==> flow/design.v <==
`timescale 1ns / 1ps
module FourBitCPU(rst, clk, opcode, address, myinput, myoutput, HLT, s_flag, z_flag, c_flag);
parameter n=4;
localparam DEPTH = 2**n;
input rst, clk;
input [3:0] opcode;
input [n-1:0] address;
input [7:0] myinput;
output reg [7:0] myoutput;
output reg HLT, s_flag, z_flag, c_flag;
reg [n-1:0] stackPoint;
reg [7:0] stackReg [0:DEPTH-1];
reg [7:0] mem [0:DEPTH-1];
reg [4:0] progCount;
integer i;
wire [n-1:0] addrNext = address + 1'b1;
wire [n-1:0] spDec    = stackPoint - 1'b1;
wire [7:0] memA   = mem[address];
wire [7:0] memA1  = mem[addrNext];
wire [7:0] mem0   = mem[0];
wire [7:0] stkTop = stackReg[stackPoint];
wire [8:0] sum    = {1'b0, memA} + {1'b0, myinput};
wire       borrow = (memA < myinput);
wire [7:0] andRes = memA & myinput;
wire [7:0] orRes  = memA | myinput;
wire [7:0] xorRes = memA ^ myinput;
always @(posedge clk)
begin
if (rst)
begin
  for (i=0; i<DEPTH; i=i+1)
    begin
      mem[i] <= i;
      stackReg[i] <= i;
    end
  c_flag <= 0;
  z_flag <= 0;
  s_flag <= 0;
  myoutput <= 0;
  HLT <= 0;
  progCount <= 0;
  stackPoint <= 4'b1110;
end
else if (progCount < 16 && !HLT)
begin
progCount <= progCount + 1;
case(opcode)
4'b0000:       
begin
  {c_flag, myoutput} <= sum;
  if (memA == 0) z_flag <= 1;
  s_flag <= 1'b0;
end
4'b0001:       
begin
  s_flag <= borrow;
  c_flag <= borrow;
  z_flag <= (memA == 0);
  myoutput <= memA;
end
4'b0010:       
begin
  mem[address] <= memA1;
  mem[addrNext] <= memA;
  myoutput <= memA1;
end
4'b0011:       
begin
  mem[address] <= mem0;
  if (mem0 == 0) z_flag <= 1;
  myoutput <= mem0;
end
4'b0100:       
begin
  myoutput <= memA >> 1;
end
4'b0101:       
begin
  mem[address] <= myinput;
  myoutput <= myinput;
  z_flag <= (myinput == 0);
end
4'b0110:       
begin
  myoutput <= memA;
  z_flag <= (memA == 0);
end
4'b0111:       
begin
  mem[address] <= andRes;
  myoutput <= andRes;
  if (andRes == 0) z_flag <= 1;
end
4'b1000:       
begin
  c_flag <= 0;
  z_flag <= 0;
  s_flag <= 0;
  myoutput <= memA;
end
4'b1001:       
begin
  mem[address] <= orRes;
  myoutput <= orRes;
  z_flag <= (orRes == 0);
  c_flag <= 1'b0;
  s_flag <= 1'b0;
end
4'b1010:       
begin
  mem[address] <= xorRes;
  myoutput <= xorRes;
  z_flag <= (xorRes == 0);
  c_flag <= 1'b0;
  s_flag <= 1'b0;
end
4'b1011:       
begin
  stackPoint <= spDec;
  stackReg[spDec] <= memA;
  myoutput <= memA;
end
4'b1100:       
begin
  mem[address] <= stkTop;
  stackPoint <= stackPoint + 1'b1;
  myoutput <= stkTop;
end
4'b1101:       
begin
  myoutput <= memA << 1;
  z_flag <= (memA == 0);
end
4'b1110:       
begin
  mem[address] <= ~memA;
  myoutput <= ~memA;
end
4'b1111:       
begin
  HLT <= 1'b1;
end
default: myoutput <= 0;
endcase
end
end
endmodule
## From RTL to reports: FourBitCPU

Tool output for the design above before and after an edit, in the order of the flow.
"unedited" refers to lines of the RTL above, "edited" to lines of the edited file.
"change" is "edited" less "unedited", of the values as shown; "relative change" is that difference over "unedited", in percent.
Operators: Yosys type, input widths -> output width; for muxes data width and select width s.
Library cell names are shortened.
A cell with n/a has no value.

- Design top: FourBitCPU
- Clock port: clk
- Cell library: sky130hd
- Corner: tt_025C_1v80

## Diff

The edit as a unified diff against the file above.
The edited RTL no longer does the same as the RTL above: the edit was made by script, with no optimisation intended.

```diff
@@ -24,5 +24,5 @@
 wire [7:0] andRes = memA & myinput;
 wire [7:0] orRes  = memA | myinput;
-wire [7:0] xorRes = memA ^ myinput;
+wire [7:0] xorRes = memA | myinput;
 always @(posedge clk)
 begin
```

## After elaboration

Yosys after proc, flatten, opt, wreduce and memory -nomap, before mapping. Print and check cells are not counted. Equal cells are merged and count once.
Memory sizes are those after Yosys's memory passes, which may raise the word count (mostly to a power of two), join words into wider ones and drop unused or constant bits.

Storage and ports:

| item | unedited | edited | change | relative change (%) |
|---|---|---|---|---|
| output and inout bits | 12 | 12 | 0 | 0.00 |
| bits of input ports | 18 | 18 | 0 | 0.00 |
| memory bits (writable) | 256 | 256 | 0 | 0.00 |
| register bits after elaboration | 21 | 21 | 0 | 0.00 |
| memories kept | 2 | 2 | 0 | 0.00 |
| word-level cells | 159 | 158 | -1 | -0.63 |

Operators by class:

| item | unedited | edited | change | relative change (%) |
|---|---|---|---|---|
| reduce/logical cells | 33 | 33 | 0 | 0.00 |
| equality and inequality tests | 18 | 18 | 0 | 0.00 |
| order comparisons | 2 | 2 | 0 | 0.00 |
| bitwise gates (word level) | 11 | 10 | -1 | -9.09 |
| $add $sub $neg | 5 | 5 | 0 | 0.00 |
| multiplexer cells | 81 | 81 | 0 | 0.00 |

Operators with widths:

| cell | unedited | edited | change | relative change (%) |
|---|---|---|---|---|
| $logic_not 8->1 | 6 | 5 | -1 | -16.67 |
| $pmux 1 s8 | 1 | 0 | -1 | -100.00 |
| $pmux 8 s12 | 1 | 0 | -1 | -100.00 |
| $reduce_bool 12->1 | 1 | 0 | -1 | -100.00 |
| $reduce_bool 8->1 | 1 | 0 | -1 | -100.00 |
| $xor 8x8->8 | 1 | 0 | -1 | -100.00 |
| $pmux 1 s7 | 0 | 1 | +1 | n/a |
| $pmux 8 s11 | 0 | 1 | +1 | n/a |
| $reduce_bool 11->1 | 0 | 1 | +1 | n/a |
| $reduce_bool 7->1 | 0 | 1 | +1 | n/a |
| $reduce_or 2->1 | 0 | 1 | +1 | n/a |
| $mux 8 | 37 | 37 | 0 | 0.00 |
| $mux 1 | 22 | 22 | 0 | 0.00 |
| $pmux 1 s2 | 10 | 10 | 0 | 0.00 |
| $reduce_or 15->1 | 9 | 9 | 0 | 0.00 |
| $eq 4x4->1 const B | 8 | 8 | 0 | 0.00 |
| $mux 4 | 8 | 8 | 0 | 0.00 |
| $or 1x1->1 | 7 | 7 | 0 | 0.00 |
| $reduce_and 2->1 | 5 | 5 | 0 | 0.00 |
| $eq 4x3->1 const B | 4 | 4 | 0 | 0.00 |
| $ne 2x2->1 const B | 3 | 3 | 0 | 0.00 |
| $add 4x1->4 const B | 2 | 2 | 0 | 0.00 |
| $eq 4x2->1 const B | 2 | 2 | 0 | 0.00 |
| $reduce_bool 2->1 | 2 | 2 | 0 | 0.00 |
| $reduce_or 3->1 | 2 | 2 | 0 | 0.00 |
| $reduce_or 4->1 | 2 | 2 | 0 | 0.00 |
| $add 5x1->5 const B | 1 | 1 | 0 | 0.00 |
| $add 8x8->9 | 1 | 1 | 0 | 0.00 |

The list need not be complete.

## Longest topological paths

Yosys ltp: most cells in a row. Word level: on the elaborated netlist, between registers, memories and ports. Mapped: between sequential cells and ports; inverters and the memories' decode and read muxes count.

Logic depth:

| item | unedited | edited | change | relative change (%) |
|---|---|---|---|---|
| depth in word-level cells | 12 | 12 | 0 | 0.00 |
| ABC_AREA | 0 | 0 | n/a | n/a |
| gate-level depth with buffers | 19 | 19 | 0 | 0.00 |

## Netlist

Yosys stat after the flow's synthesis: flattened, memories mapped to cells. It holds for the ABC_AREA given above (unset counts as 0); a run with the other value may have another netlist.

Synthesis totals:

| item | unedited | edited | change | relative change (%) |
|---|---|---|---|---|
| area of sequential cells (µm²) | 8,187.9 | 8,187.9 | 0.0 | 0.00 |
| cells in the netlist | 1,421 | 1,369 | -52 | -3.66 |
| buffer cells | 120 | 102 | -18 | -15.00 |
| flip-flop cells | 281 | 281 | 0 | 0.00 |
| cell area after synthesis (µm²) | 16,618.4 | 16,173.0 | -445.4 | -2.68 |

Cell types:

| cell type | unedited | edited | change | relative change (%) |
|---|---|---|---|---|
| o22ai_1 | 117 | 103 | -14 | -11.97 |
| buf_1 | 22 | 10 | -12 | -54.55 |
| o21ai_0 | 27 | 37 | +10 | +37.04 |
| clkbuf_1 | 62 | 69 | +7 | +11.29 |
| mux4_2 | 100 | 106 | +6 | +6.00 |
| nor3_1 | 27 | 21 | -6 | -22.22 |
| nand4_1 | 22 | 16 | -6 | -27.27 |
| a31oi_1 | 8 | 2 | -6 | -75.00 |
| o21a_1 | 7 | 1 | -6 | -85.71 |
| a221oi_2 | 6 | 0 | -6 | -100.00 |
| mux2_2 | 6 | 0 | -6 | -100.00 |
| inv_2 | 0 | 6 | +6 | n/a |
| inv_1 | 36 | 31 | -5 | -13.89 |
| a221oi_1 | 13 | 8 | -5 | -38.46 |
| a211oi_1 | 7 | 2 | -5 | -71.43 |
| buf_6 | 7 | 2 | -5 | -71.43 |
| a21oi_2 | 0 | 5 | +5 | n/a |
| o22ai_2 | 0 | 5 | +5 | n/a |

The list need not be complete.

## Worst setup path after synthesis

Path of least setup slack by OpenSTA after synthesis, without wires, with an ideal clock, recovery checks aside; 20% of the period is set as input and as output delay. Where synthesis merged equal registers, the netlist keeps one of their names.

Timing post-synthesis:

| item | unedited | edited | change | relative change (%) |
|---|---|---|---|---|
| path kind | input port to flip-flop | input port to flip-flop | n/a | n/a |
| start point | input address[1] | input address[0] | n/a | n/a |
| end point | register myoutput[7] | memory mem[12][4] | n/a | n/a |
| driving pins on the path | 17 | 14 | -3 | -17.65 |
| external input delay (ns) | 1.600 | 1.600 | 0.000 | 0.00 |
| path slack (ns) | 2.626 | 2.623 | -0.003 | n/a |
| delay of the path (ns) | 3.774 | 3.777 | +0.003 | +0.08 |
| data arrival time (ns) | 5.252 | 5.108 | -0.144 | -2.74 |
| period (ns) | 8.0 | 8.0 | 0.0 | 0.00 |
| required time (ns) | 7.878 | 7.731 | -0.147 | -1.87 |
| time at the first pin (ns) | 1.600 | 1.600 | 0.000 | 0.00 |
| synthesis period reached (ns) | 5.374 | 5.377 | +0.003 | +0.06 |

"delay of the path" = arrival - input delay + setup time.
"driving pins on the path" counts driving pins, that of a launching flip-flop among them; a cell with two outputs on the path counts twice.
"synthesis period reached" is the clock period less the worst setup slack; recovery checks do not enter. This is arithmetic on one report: input and output delays are still those of the set period (20% each).
The rows between start and end are the longest chain of elaborated cells between them; the timing report does not say that the signal goes this way. Where chains are equally long, one stands for them.
A line is the first line of the expression or statement that the cell stems from. Yosys adds cells for indexed reads and writes and turns some case tables into memories.
The chain passes a memory read, where the word-level depth is cut; so it can be longer than that depth.
At most two assigning lines are given for a register; there are more.

On the way, post-synthesis, unedited:
- Cells stage by stage: clkbuf_1 clkbuf_1 mux4_2 a22o_1 a221oi_2 clkbuf_1 clkbuf_1 inv_1 ha_1 nor2b_1 o21ai_0 a21oi_1 o21a_1 o211ai_1 a21oi_1 o21a_1 o311a_1
- Cells in the longest elaborated chain: 3

RTL lines, path post-synthesis, unedited:

| item | line | source |
|---|---|---|
| start: declaration | 7 | `input [n-1:0] address;` |
| $mem_v2 16x8 | 13 | `reg [7:0] mem [0:DEPTH-1];` |
| $add 8x8->9 | 22 | `wire [8:0] sum    = {1'b0, memA} + {1'b0, myinput};` |
| $pmux 8 s12 | 47 | `case(opcode)` |
| end: assignment | 59 | `myoutput <= memA;` |
| end: assignment | 65 | `myoutput <= memA1;` |
| end: declaration | 9 | `output reg [7:0] myoutput;` |

On the way, post-synthesis, edited:
- Cells stage by stage: buf_2 buf_4 buf_2 inv_1 ha_1 buf_6 clkbuf_1 mux4_2 mux4_2 mux2i_1 a21oi_1 a21oi_1 buf_2 o22ai_1
- Cells in the longest elaborated chain: 12

RTL lines, path post-synthesis, edited:

| item | line | source |
|---|---|---|
| start: declaration | 7 | `input [n-1:0] address;` |
| $add 4x1->4 | 16 | `wire [n-1:0] addrNext = address + 1'b1;` |
| $mem_v2 16x8 | 13 | `reg [7:0] mem [0:DEPTH-1];` |
| $mux 8 | 47 | `case(opcode)` |
| $mux 8 | 44 | `else if (progCount < 16 && !HLT)` |
| $mux 8 | 29 | `if (rst)` |
| $mux 8 (7 in a row) | n/a |  |
| end: declaration | 13 |  |

## Timing after layout

Path of least setup slack in the final report of each run of pair 1 (OpenROAD, finished layout, wires in). Where an end is a register, its clock arrival counts in the times.

Timing post-layout:

| item | unedited | edited | change | relative change (%) |
|---|---|---|---|---|
| path kind | input port to flip-flop | input port to flip-flop | n/a | n/a |
| start point | input address[2] | input address[1] | n/a | n/a |
| end point | memory mem[11][0] | memory mem[7][5] | n/a | n/a |
| required time (ns) | 8.27 | 8.25 | -0.02 | -0.24 |
| period (ns) | 8.0 | 8.0 | 0.0 | 0.00 |
| path slack (ns) | 2.39 | 2.46 | +0.07 | n/a |
| time at the first pin (ns) | 1.60 | 1.60 | 0.00 | 0.00 |
| data arrival time (ns) | 5.88 | 5.80 | -0.08 | -1.36 |
| external input delay (ns) | 1.60 | 1.60 | 0.00 | 0.00 |
| driving pins on the path | 9 | 10 | +1 | +11.11 |

The rows between start and end are the longest chain of elaborated cells between them; the timing report does not say that the signal goes this way. Where chains are equally long, one stands for them.
The chain passes a memory read, where the word-level depth is cut; so it can be longer than that depth.

On the way, post-layout, unedited:
- Cells stage by stage: clkdlybuf4s50_1 nor2b_2 a221oi_4 buf_4 ha_1 a2bb2oi_1 a21oi_1 a221oi_4 a22oi_1
- Cells in the longest elaborated chain: 12

RTL lines, path post-layout, unedited:

| item | line | source |
|---|---|---|
| start: declaration | 7 | `input [n-1:0] address;` |
| $add 4x1->4 | 16 | `wire [n-1:0] addrNext = address + 1'b1;` |
| $mem_v2 16x8 | 13 | `reg [7:0] mem [0:DEPTH-1];` |
| $mux 8 | 47 | `case(opcode)` |
| $mux 8 | 44 | `else if (progCount < 16 && !HLT)` |
| $mux 8 | 29 | `if (rst)` |
| $mux 8 (7 in a row) | n/a |  |
| end: declaration | 13 |  |

On the way, post-layout, edited:
- Cells stage by stage: buf_2 inv_1 ha_2 buf_4 mux4_2 mux4_2 mux2i_1 a21oi_1 a21oi_2 o22ai_1
- Cells in the longest elaborated chain: 12

RTL lines, path post-layout, edited:

| item | line | source |
|---|---|---|
| start: declaration | 7 | `input [n-1:0] address;` |
| $add 4x1->4 | 16 | `wire [n-1:0] addrNext = address + 1'b1;` |
| $mem_v2 16x8 | 13 | `reg [7:0] mem [0:DEPTH-1];` |
| $mux 8 | 47 | `case(opcode)` |
| $mux 8 | 44 | `else if (progCount < 16 && !HLT)` |
| $mux 8 | 29 | `if (rst)` |
| $mux 8 (7 in a row) | n/a |  |
| end: declaration | 13 |  |

## Measured runs

Both versions went through the flow (Yosys, OpenROAD) with the same settings in each pair. Constraints: input delay and output delay 20% of the set period each, output load 0.01 pF.

Flow settings, pair 1:
- CORE_UTILIZATION: 40
- period_ns: 8.0
- CAP_MARGIN: 20
- CORE_MARGIN: 2
- SLEW_MARGIN: 20

Measured results, pair 1:

| item | unedited | edited | change | relative change (%) |
|---|---|---|---|---|
| total power after layout (mW) | 3.903 | 3.848 | -0.055 | -1.41 |
| area of the standard cells in the finished layout (µm²) | 18,418.9 | 18,134.9 | -284.0 | -1.54 |
| worst hold slack (ns) | 0.460 | 0.463 | +0.003 | n/a |
| netlist area reported by Yosys (µm²) | 16,618.4 | 16,173.0 | -445.4 | -2.68 |
| worst setup slack after layout (ns) | 2.388 | 2.455 | +0.067 | n/a |
| die outline area (µm²) | 43,193.3 | 42,057.8 | -1,135.5 | -2.63 |
| utilization | 0.45 | 0.455 | +0.005 | n/a |

Flow settings, pair 2:
- CAP_MARGIN: 5
- CORE_MARGIN: 9
- CORE_UTILIZATION: 17
- CTS_CLUSTER_DIAMETER: 287
- GPL_ROUTABILITY_DRIVEN: 1
- PLACE_DENSITY_LB_ADDON: 0.02
- SETUP_SLACK_MARGIN: -0.1
- period_ns: 3.67
- SLEW_MARGIN: 20

Measured results, pair 2:

| item | unedited | edited | change | relative change (%) |
|---|---|---|---|---|
| total power after layout (mW) | 10.244 | 9.703 | -0.541 | -5.28 |
| area of the standard cells in the finished layout (µm²) | 22,635.5 | 21,599.5 | -1,036.0 | -4.58 |
| worst hold slack (ns) | 0.470 | 0.457 | -0.013 | n/a |
| netlist area reported by Yosys (µm²) | 16,618.4 | 16,173.0 | -445.4 | -2.68 |
| worst setup slack after layout (ns) | 0.022 | -0.071 | -0.093 | n/a |
| die outline area (µm²) | 109,336.0 | 106,563.0 | -2,773.0 | -2.54 |
| utilization | 0.234 | 0.23 | -0.004 | n/a |

By "total power after layout" is meant OpenSTA's value without simulated activity: inputs other than the clock are taken to toggle once in ten clock periods, and the tool carries that through the logic.
